==> flow/design.v <==
module router_top (
    input clock,
    input resetn,
    input packet_valid,
    input [7:0] data_in,
    input read_enb_0, read_enb_1, read_enb_2,
    output [7:0] data_out_0, data_out_1, data_out_2,
    output vld_out_0, vld_out_1, vld_out_2,
    output err,
    output busy
);
    wire [7:0] dout;
    wire [2:0] write_enb;
    wire [2:0] soft_reset;
    wire write_enb_reg;
    wire [2:0] read_enb;
    wire [2:0] empty;
    wire [2:0] full;
    wire lfd_state;
    wire detect_add;
    wire ld_state;
    wire laf_state;
    wire full_state;
    wire fifo_full;
    wire rst_int_reg;
    wire parity_done;
    wire low_packet_valid;
    assign read_enb = {read_enb_2, read_enb_1, read_enb_0};
    router_fsm FSM (.clock(clock), .resetn(resetn), .packet_valid(packet_valid), .data_in(data_in), .parity_done(parity_done), .soft_reset_0(soft_reset[0]), .soft_reset_1(soft_reset[1]), .soft_reset_2(soft_reset[2]), .fifo_full(fifo_full), .low_packet_valid(low_packet_valid), .fifo_empty_0(empty[0]), .fifo_empty_1(empty[1]), .fifo_empty_2(empty[2]), .detect_add(detect_add), .ld_state(ld_state), .laf_state(laf_state), .lfd_state(lfd_state), .full_state(full_state), .write_enb_reg(write_enb_reg), .rst_int_reg(rst_int_reg), .busy(busy));
    router_register REG (.clock(clock), .resetn(resetn), .packet_valid(packet_valid), .data_in(data_in), .fifo_full(fifo_full), .detect_add(detect_add), .ld_state(ld_state), .laf_state(laf_state), .full_state(full_state), .lfd_state(lfd_state), .rst_int_reg(rst_int_reg), .err(err), .parity_done(parity_done), .low_packet_valid(low_packet_valid), .dout(dout));
    router_sync SYNC (.clock(clock), .resetn(resetn), .data_in(data_in), .detect_add(detect_add), .write_enb_reg(write_enb_reg), .read_enb_0(read_enb_0), .read_enb_1(read_enb_1), .read_enb_2(read_enb_2), .write_enb(write_enb), .fifo_full(fifo_full), .full_0(full[0]), .full_1(full[1]), .full_2(full[2]), .empty_0(empty[0]), .empty_1(empty[1]), .empty_2(empty[2]), .soft_reset_0(soft_reset[0]), .soft_reset_1(soft_reset[1]), .soft_reset_2(soft_reset[2]), .vld_out_0(vld_out_0), .vld_out_1(vld_out_1), .vld_out_2(vld_out_2));
    router_fifo FIFO0 (.clock(clock), .resetn(resetn), .soft_reset(soft_reset[0]), .write_enb(write_enb[0]), .read_enb(read_enb[0]), .data_in({lfd_state, dout}), .lfd_state(lfd_state), .full(full[0]), .empty(empty[0]), .data_out(data_out_0));
    router_fifo FIFO1 (.clock(clock), .resetn(resetn), .soft_reset(soft_reset[1]), .write_enb(write_enb[1]), .read_enb(read_enb[1]), .data_in({lfd_state, dout}), .lfd_state(lfd_state), .full(full[1]), .empty(empty[1]), .data_out(data_out_1));
    router_fifo FIFO2 (.clock(clock), .resetn(resetn), .soft_reset(soft_reset[2]), .write_enb(write_enb[2]), .read_enb(read_enb[2]), .data_in({lfd_state, dout}), .lfd_state(lfd_state), .full(full[2]), .empty(empty[2]), .data_out(data_out_2));
endmodule
module router_fsm (
    input clock, resetn,
    input packet_valid,
    input [7:0] data_in,
    input fifo_full, fifo_empty_0, fifo_empty_1, fifo_empty_2,
    input soft_reset_0, soft_reset_1, soft_reset_2,
    input parity_done, low_packet_valid,
    output reg detect_add, ld_state, laf_state, lfd_state, full_state,
    output reg write_enb_reg, rst_int_reg, busy
);
    parameter DECODE_ADDRESS = 3'b000,
              LOAD_FIRST_DATA = 3'b001,
              LOAD_DATA = 3'b010,
              LOAD_PARITY = 3'b011,
              FIFO_FULL_STATE = 3'b100,
              LOAD_AFTER_FULL = 3'b101,
              DECODE_ADDRESS_WAIT = 3'b110,
              CHECK_PARITY_ERROR = 3'b111;
    reg [2:0] state, next_state;
    reg [1:0] addr;
    always @(posedge clock) begin
        if (~resetn)
            state <= DECODE_ADDRESS;
        else if ((soft_reset_0 && addr == 2'b00) ||
                 (soft_reset_1 && addr == 2'b01) ||
                 (soft_reset_2 && addr == 2'b10))
            state <= DECODE_ADDRESS;
        else
            state <= next_state;
    end
    always @(posedge clock) begin
        if (~resetn)
            addr <= 2'b00;
        else if (detect_add)
            addr <= data_in[1:0];
    end
    always @(*) begin
        next_state = state;
        case (state)
            DECODE_ADDRESS: begin
                if ((packet_valid && (data_in[1:0] == 2'b00) && fifo_empty_0) ||
                    (packet_valid && (data_in[1:0] == 2'b01) && fifo_empty_1) ||
                    (packet_valid && (data_in[1:0] == 2'b10) && fifo_empty_2))
                    next_state = LOAD_FIRST_DATA;
                else if ((packet_valid && (data_in[1:0] == 2'b00) && ~fifo_empty_0) ||
                         (packet_valid && (data_in[1:0] == 2'b01) && ~fifo_empty_1) ||
                         (packet_valid && (data_in[1:0] == 2'b10) && ~fifo_empty_2))
                    next_state = DECODE_ADDRESS_WAIT;
            end
            DECODE_ADDRESS_WAIT: begin
                if ((addr == 2'b00 && fifo_empty_0) ||
                    (addr == 2'b01 && fifo_empty_1) ||
                    (addr == 2'b10 && fifo_empty_2))
                    next_state = LOAD_FIRST_DATA;
            end
            LOAD_FIRST_DATA: begin
                if (fifo_full)
                    next_state = FIFO_FULL_STATE;
                else
                    next_state = LOAD_DATA;
            end
            LOAD_DATA: begin
                if (fifo_full)
                    next_state = FIFO_FULL_STATE;
                else if (~packet_valid)
                    next_state = LOAD_PARITY;
            end
            LOAD_PARITY: begin
                next_state = CHECK_PARITY_ERROR;
            end
            FIFO_FULL_STATE: begin
                if (~fifo_full)
                    next_state = LOAD_AFTER_FULL;
            end
            LOAD_AFTER_FULL: begin
                if (~parity_done && low_packet_valid)
                    next_state = LOAD_PARITY;
                else if (~parity_done && ~low_packet_valid)
                    next_state = LOAD_DATA;
                else if (parity_done)
                    next_state = DECODE_ADDRESS;
            end
            CHECK_PARITY_ERROR: begin
                if (~fifo_full)
                    next_state = DECODE_ADDRESS;
                else
                    next_state = FIFO_FULL_STATE;
            end
        endcase
    end
    always @(*) begin
        detect_add = 0;
        ld_state = 0;
        laf_state = 0;
        lfd_state = 0;
        full_state = 0;
        write_enb_reg = 0;
        rst_int_reg = 0;
        busy = 0;
        case (state)
            DECODE_ADDRESS: begin
                detect_add = 1;
            end
            DECODE_ADDRESS_WAIT: begin
                detect_add = 1;
            end
            LOAD_FIRST_DATA: begin
                lfd_state = 1;
                busy = 1;
            end
            LOAD_DATA: begin
                ld_state = 1;
                write_enb_reg = 1;
                busy = 1;
            end
            LOAD_PARITY: begin
                busy = 1;
            end
            FIFO_FULL_STATE: begin
                full_state = 1;
                busy = 1;
            end
            LOAD_AFTER_FULL: begin
                laf_state = 1;
                busy = 1;
            end
            CHECK_PARITY_ERROR: begin
                rst_int_reg = 1;
                busy = 1;
            end
        endcase
    end
endmodule
module router_register (
    input clock, resetn, packet_valid,
    input [7:0] data_in,
    input fifo_full, detect_add, ld_state, laf_state, full_state, lfd_state, rst_int_reg,
    output reg err, parity_done, low_packet_valid,
    output reg [7:0] dout
);
    reg [7:0] hold_header_byte, fifo_full_header_byte, internal_parity, packet_parity_byte;
    reg [7:0] fifo_full_data_reg;  
    reg [5:0] count;  
    always @(posedge clock) begin
        if (~resetn)
            hold_header_byte <= 8'b0;
        else if (detect_add && packet_valid)
            hold_header_byte <= data_in;
    end
    always @(posedge clock) begin
        if (~resetn)
            fifo_full_header_byte <= 8'b0;
        else if (detect_add && packet_valid)
            fifo_full_header_byte <= data_in;
    end
    always @(posedge clock) begin
        if (~resetn)
            fifo_full_data_reg <= 8'b0;
        else if (ld_state && fifo_full)
            fifo_full_data_reg <= data_in;
    end
    always @(*) begin
        if (lfd_state)
            dout = hold_header_byte;
        else if (ld_state && ~fifo_full)
            dout = data_in;
        else if (ld_state && fifo_full)
            dout = fifo_full_data_reg;
        else if (laf_state)
            dout = fifo_full_header_byte;
        else
            dout = 8'b0;
    end
    always @(posedge clock) begin
        if (~resetn)
            internal_parity <= 8'b0;
        else if (detect_add)
            internal_parity <= 8'b0;
        else if (lfd_state && packet_valid)
            internal_parity <= internal_parity ^ hold_header_byte;
        else if (ld_state && packet_valid && ~full_state)
            internal_parity <= internal_parity ^ data_in;
    end
    always @(posedge clock) begin
        if (~resetn)
            packet_parity_byte <= 8'b0;
        else if (detect_add && packet_valid)
            packet_parity_byte <= 8'b0;
        else if ((ld_state && ~packet_valid) || (laf_state && ~packet_valid && ~parity_done))
            packet_parity_byte <= data_in;
    end
    always @(posedge clock) begin
        if (~resetn)
            count <= 6'b0;
        else if (detect_add)
            count <= data_in[7:2];  
        else if (ld_state && packet_valid)
            count <= count - 1;
    end
    always @(posedge clock) begin
        if (~resetn)
            low_packet_valid <= 0;
        else
            low_packet_valid <= ~packet_valid;
    end
    always @(posedge clock) begin
        if (~resetn)
            parity_done <= 0;
        else if (detect_add)
            parity_done <= 0;
        else if ((count == 0) && (ld_state || laf_state) && (~packet_valid))
            parity_done <= 1;
    end
    always @(posedge clock) begin
        if (~resetn)
            err <= 0;
        else if (rst_int_reg)
            err <= 0;
        else if (parity_done)
            err <= (internal_parity != packet_parity_byte);
    end
endmodule
module router_sync (
    input clock, resetn,
    input [7:0] data_in,
    input detect_add, write_enb_reg,
    input read_enb_0, read_enb_1, read_enb_2,
    input empty_0, empty_1, empty_2,
    input full_0, full_1, full_2,
    output reg [2:0] write_enb,
    output reg fifo_full,
    output reg vld_out_0, vld_out_1, vld_out_2,
    output reg soft_reset_0, soft_reset_1, soft_reset_2
);
    reg [1:0] internal_addr;
    reg [4:0] timer_0, timer_1, timer_2;  
    always @(posedge clock) begin
        if (~resetn)
            internal_addr <= 2'b0;
        else if (detect_add)
            internal_addr <= data_in[1:0];
    end
    always @(*) begin
        case (internal_addr)
            2'b00: write_enb = {2'b0, write_enb_reg};
            2'b01: write_enb = {1'b0, write_enb_reg, 1'b0};
            2'b10: write_enb = {write_enb_reg, 2'b0};
            default: write_enb = 3'b0;
        endcase
    end
    always @(*) begin
        case (internal_addr)
            2'b00: fifo_full = full_0;
            2'b01: fifo_full = full_1;
            2'b10: fifo_full = full_2;
            default: fifo_full = 0;
        endcase
    end
    always @(posedge clock) begin
        if (~resetn) begin
            vld_out_0 <= 0;
            timer_0 <= 0;
            soft_reset_0 <= 0;
        end else begin
            if (~empty_0)
                vld_out_0 <= 1;
            else
                vld_out_0 <= 0;
            if (vld_out_0 && ~read_enb_0)
                timer_0 <= timer_0 + 1;
            else
                timer_0 <= 0;
            if (timer_0 == 29) begin
                soft_reset_0 <= 1;
                vld_out_0 <= 0;
                timer_0 <= 0;
            end else
                soft_reset_0 <= 0;
        end
    end
    always @(posedge clock) begin
        if (~resetn) begin
            vld_out_1 <= 0;
            timer_1 <= 0;
            soft_reset_1 <= 0;
        end else begin
            if (~empty_1)
                vld_out_1 <= 1;
            else
                vld_out_1 <= 0;
            if (vld_out_1 && ~read_enb_1)
                timer_1 <= timer_1 + 1;
            else
                timer_1 <= 0;
            if (timer_1 == 29) begin
                soft_reset_1 <= 1;
                vld_out_1 <= 0;
                timer_1 <= 0;
            end else
                soft_reset_1 <= 0;
        end
    end
    always @(posedge clock) begin
        if (~resetn) begin
            vld_out_2 <= 0;
            timer_2 <= 0;
            soft_reset_2 <= 0;
        end else begin
            if (~empty_2)
                vld_out_2 <= 1;
            else
                vld_out_2 <= 0;
            if (vld_out_2 && ~read_enb_2)
                timer_2 <= timer_2 + 1;
            else
                timer_2 <= 0;
            if (timer_2 == 29) begin
                soft_reset_2 <= 1;
                vld_out_2 <= 0;
                timer_2 <= 0;
            end else
                soft_reset_2 <= 0;
        end
    end
endmodule
module router_fifo (
    input clock, resetn, soft_reset,
    input write_enb, read_enb, lfd_state,
    input [8:0] data_in,  
    output reg [7:0] data_out,  
    output reg full, empty
);
    reg [8:0] mem [15:0];  
    reg [3:0] wr_ptr, rd_ptr;  
    reg [4:0] count;  
    always @(posedge clock) begin
        if (~resetn || soft_reset)
            wr_ptr <= 0;
        else if (write_enb && ~full)
            wr_ptr <= wr_ptr + 1;
    end
    always @(posedge clock) begin
        if (~resetn || soft_reset)
            rd_ptr <= 0;
        else if (read_enb && ~empty)
            rd_ptr <= rd_ptr + 1;
    end
    always @(posedge clock) begin
        if (~resetn || soft_reset)
            count <= 0;
        else begin
            case ({write_enb & ~full, read_enb & ~empty})
                2'b10: count <= count + 1;
                2'b01: count <= count - 1;
                default: count <= count;
            endcase
        end
    end
    always @(*) begin
        full = (count == 16);
        empty = (count == 0);
    end
    always @(posedge clock) begin
        if (write_enb && ~full)
            mem[wr_ptr] <= data_in;
    end
    always @(posedge clock) begin
        if (~resetn)
            data_out <= 8'b0;
        else if (soft_reset)
            data_out <= 8'b0;
        else if (read_enb && ~empty)
            data_out <= mem[rd_ptr][7:0];
        else if (empty)
            data_out <= 8'b0;
    end
endmodule
======== From RTL to reports: router_top ========
Tool output for the design above, in the order of the flow.
Line numbers count from 1 in the design file above.
Operators carry their Yosys type and port widths (W data, S select, Z words).
Cell names lack the library's common part.
Not given: --
set-up
  design top .............................. router_top
  clock ................................... clock
  library ................................. sky130hd
  timing corner ........................... tt_025C_1v80

======== Word level ========
Source: Yosys, flattened and elaborated, memories not mapped. Widths are those after wreduce. Print and check cells do not count. Equal cells are merged and count once.
Memory sizes are those after Yosys's memory passes, which may raise the word count (mostly to a power of two), join words into wider ones and drop unused or constant bits.
storage and ports
  register bits after elaboration ......... 130
  bits in writable memories ............... 432
  ROM bits ................................ 64
  word width x clocked read ports ......... 35
  memories ................................ 4
  bits of input ports ..................... 14
  output and inout port bits .............. 29
  word-level cells ........................ 239
operators by class
  $add $sub $neg .......................... 16
  equal/unequal tests ..................... 29
  mux-type cells .......................... 54
  bitwise logic cells ..................... 26
  reductions and logical operators ........ 79
memories
  memory           words  width  rd ports  wr ports  RTL line  source
  FIFO0.mem        16     9      1         1         368       reg [8:0] mem [15:0];
  FIFO1.mem        16     9      1         1         368
  FIFO2.mem        16     9      1         1         368
  (no name shown)  8      8      1         0         135       case (state)
operator list
  operator               number
  $mux W8                12
  $mux W3                13
  $logic_and A1 B1 Y1    37
  $mux W4                9
  $add A5 B1 Y5 const B  6
  $eq A5 B5 Y1 const B   6
  $pmux W5 S2            3
  $mux W9                3
  $add A4 B1 Y4 const B  6
  $pmux W3 S8            1
  $reduce_or A2 Y1       10
  $not A1 Y1             18
  $reduce_bool A2 Y1     8
  $xor A8 B8 Y8          2
  $sub A5 B1 Y5 const B  3
  $logic_not A5 Y1       3
  $logic_or A1 B1 Y1     13
  $eq A3 B3 Y1 const B   4
  $mux W6                2
  $eq A2 B1 Y1 const B   5
  $eq A2 B2 Y1 const B   5
  $reduce_or A3 Y1       3
  $pmux W3 S3            1
  $mux W1                9
  $ne A8 B8 Y1           1
  $and A1 B1 Y1          6
  $eq A3 B2 Y1 const B   2
  $sub A6 B1 Y6 const B  1
Other operator kinds: 11; their cells: 12.

======== Logic depth ========
Depth = most cells in a row (Yosys ltp): at word level without a register or memory, in the mapped netlist without a sequential cell, where the memories' decode and read muxes count.
logic depth
  depth after elaboration ................. 10
  ABC_AREA ................................ 0
  gate-level depth with buffers ........... 14
  mapped depth without buffers ............ 13

======== Synthesis result ========
The flow's flattened synthesis, as Yosys stat reports it; memories are mapped. The netlist is that of the ABC_AREA named above (0 if unset); the other value can give another one.
The area totals of this step are shown rounded.
cells by type
  type      number  area in all (µm²)
  edfxtp_1  384     1.15E+04
  dfxtp_1   149     2.98E+03
  mux4_2    120     2.7E+03
  nor2_1    172     645.619
  mux2i_1   49      490.47
  ha_1      34      425.408
  xor2_1    37      324.061
  a21oi_1   47      235.226
  nand2_1   54      202.694
  xnor2_1   23      201.443
  clkbuf_1  45      168.912
  nand3_1   27      135.13
  inv_1     28      105.101
  nand2b_1  15      93.84
  nor3_1    16      80.077
  o21ai_0   14      70.067
  nand4_1   11      68.816
  a21o_1    8       60.058
Not listed: further types 36, cells in them 89.
mapped netlist
  cell count .............................. 1322
  synthesis area .......................... 21300 µm²
  sequential area ......................... 14510 µm²
  flip-flops .............................. 533
  buffers ................................. 67
By module: a second synthesis without flattening, with its own total; a netlist apart from the flattened one above.
second synthesis, totals
  cell total of the unflattened synthesis .. 1401
  area (unflattened synthesis) ............ 22130 µm²
Each row is one instance without its submodules.
modules
  module           times used  cells  area (µm²)  sequential area (µm²)
  router_fifo      3           336    6166        4344
  router_register  1           228    1974        820.8
  router_sync      1           88     888.4       460.4
  router_fsm       1           77     768.2       240.2
  router_top       1           0      0.0         0.0

======== Worst setup path after synthesis ========
Path of least setup slack by OpenSTA after synthesis, without wires, with an ideal clock, recovery checks aside; 20% of the period is set as input and as output delay. Where synthesis merged equal registers, the netlist keeps one of their names.
timing post-synthesis
  path type ............................... reg-to-reg
  start point ............................. register FIFO1.count[0]
  end point ............................... memory FIFO0.mem[0][5]
  period .................................. 5.0 ns
  library setup time ...................... 0.578 ns
  time at the first pin ................... 0.000 ns
  data arrival time ....................... 3.422 ns
  required time ........................... 4.422 ns
  setup slack ............................. 1.001 ns
  delay of the path ....................... 4.000 ns
  stages .................................. 8
  buffers on the path ..................... 2
  synthesis period reached ................ 3.999 ns
"delay of the path" is the arrival time less input delay plus setup time.
"stages" counts driving pins, that of a launching flip-flop among them; a cell with two outputs on the path counts twice.
"synthesis period reached" = period - worst setup slack (recovery checks aside). The figure is calculated, with input and output delays left at 20% of the set period.
Between the ends stands the longest chain of elaborated cells between them, by number of cells; it is not shown to be the way that was timed. Of several equally long chains one is given.
Each line given opens the expression or statement behind the cell; cells for indexed reads and writes are added by Yosys, which also makes memories of some case tables.
A register here has more assigning lines than the two given.
between the ends, post-synthesis
  cell sequence ........................... dfxtp_1 > nor4_2 > a32oi_1 > nand2_1 > buf_6 > buf_2 > mux2i_1 > o21ai_0
  length of the longest elaborated chain .. 7
  elaborated cells on any way between the ends .. 9
  those cells by class .................... 1 x eq/ne; 5 x mux; 1 x logic; 2 x reduce/logical
RTL lines, path post-synthesis
  what                 RTL line  source
  from (decl)          370       reg [4:0] count;
  from (assign)        388       2'b10: count <= count + 1;
  from (assign)        389       2'b01: count <= count - 1;
  $eq A5 B5 Y1         395       full = (count == 16);
  $pmux W1 S3          287       case (internal_addr)
  $logic_and A1 B1 Y1  202       else if (ld_state && fifo_full)
  $mux W8              202
  $mux W8              200       else if (ld_state && ~fifo_full)
  $mux W8              198       if (lfd_state)
  $mux W9              399       if (write_enb && ~full)
  to (decl)            368       reg [8:0] mem [15:0];

======== Path in the finished layout ========
Path of least setup slack in the final report of job 1 (OpenROAD, finished layout, wires in). Where an end is a register, its clock arrival counts in the times.
timing after layout
  path type ............................... input-to-reg
  start point ............................. input read_enb_0
  end point ............................... register FIFO0.count[4]
  period .................................. 6.14 ns
  external input delay .................... 1.23 ns
  library setup time ...................... 0.07 ns
  time at the first pin ................... 1.23 ns
  data arrival time ....................... 4.18 ns
  required time ........................... 6.68 ns
  setup slack ............................. 2.49 ns
  stages .................................. 11
  buffers on the path ..................... 1
Between the ends stands the longest chain of elaborated cells between them, by number of cells; it is not shown to be the way that was timed. Of several equally long chains one is given.
A register here has more assigning lines than the two given.
between the ends, after layout
  cell sequence ........................... clkdlybuf4s50_1 > nor2b_1 > ha_1 > inv_1 > fa_1 > inv_1 > a21o_1 > a21oi_1 > xnor2_1 > or3_1 > a21oi_1
  length of the longest elaborated chain .. 3
  elaborated cells on any way between the ends .. 5
  RTL lines with such cells ............... 1
  those cells by class .................... 2 x eq/ne; 1 x mux; 1 x logic; 1 x reduce/logical
RTL lines, path after layout
  what           RTL line  source
  from (decl)    6         input read_enb_0, read_enb_1, read_enb_2,
  $and A1 B1 Y1  387       case ({write_enb & ~full, read_enb & ~empty})
  $eq A2 B1 Y1   387
  $pmux W5 S2    387
  to (assign)    388       2'b10: count <= count + 1;
  to (assign)    389       2'b01: count <= count - 1;
  to (decl)      370       reg [4:0] count;

Add stored flow runs of router_top

Measured results for router_top: 2 stored runs of the Yosys and OpenROAD flow on sky130hd. The settings differ; the order carries no meaning. The constraints put input and output delay at 20% of the set period each and load the outputs with 0.01 pF.
By "reached clock period" is meant the clock period of the run minus its worst setup slack. This is arithmetic on one report: input and output delays are still those of the set period (20% each).
"critical path time" means the part of the period allowed to the worst setup path (the constraints hold back 20% at inputs and 20% at outputs) less its slack; where the path has registers, the arrival times of their clocks count too.
"overall power": no workload was simulated; the value follows from the tool's default switching activity.
The results are shown rounded.

---- job 1 ----
settings
  ABC_AREA = 0
  CELL_PAD_IN_SITES_DETAIL_PLACEMENT = 0
  CELL_PAD_IN_SITES_GLOBAL_PLACEMENT = 3
  CORE_MARGIN = 2
  CORE_UTILIZATION = 35
  GPL_TIMING_DRIVEN = 1
  PLACE_DENSITY_LB_ADDON = 0.19
  SETUP_SLACK_MARGIN = 1.04
  SLEW_MARGIN = 20
  period_ns = 6.14
  CAP_MARGIN = 20
results
  overall power ........................... 9379 µW
  reached clock period .................... 3.646 ns
  area of the synthesized netlist ......... 21300 µm²
  total negative slack on setup checks .... 0.000 ns
  worst setup slack after layout .......... 2.494 ns
  critical path time ...................... 2.42 ns
  critical path kind ...................... input-to-reg
  post-route utilization .................. 41.1 %
  overall die area ........................ 62840 µm²
  post-route worst hold slack ............. 0.412 ns

---- job 2 ----
settings
  ABC_AREA = 1
  CAP_MARGIN = 20
  CELL_PAD_IN_SITES_DETAIL_PLACEMENT = 2
  CELL_PAD_IN_SITES_GLOBAL_PLACEMENT = 1
  CORE_ASPECT_RATIO = 1.03
  CORE_UTILIZATION = 56
  CTS_CLUSTER_DIAMETER = 266
  CTS_CLUSTER_SIZE = 44
  GPL_TIMING_DRIVEN = 1
  HOLD_SLACK_MARGIN = -0.04
  MAX_ROUTING_LAYER = met4
  MIN_ROUTING_LAYER = met1
  PLACE_DENSITY_LB_ADDON = 0.12
  TNS_END_PERCENT = 95
  period_ns = 3.25
  CORE_MARGIN = 2
  SLEW_MARGIN = 20
results
  did not finish, placement stopped with DPL-0033
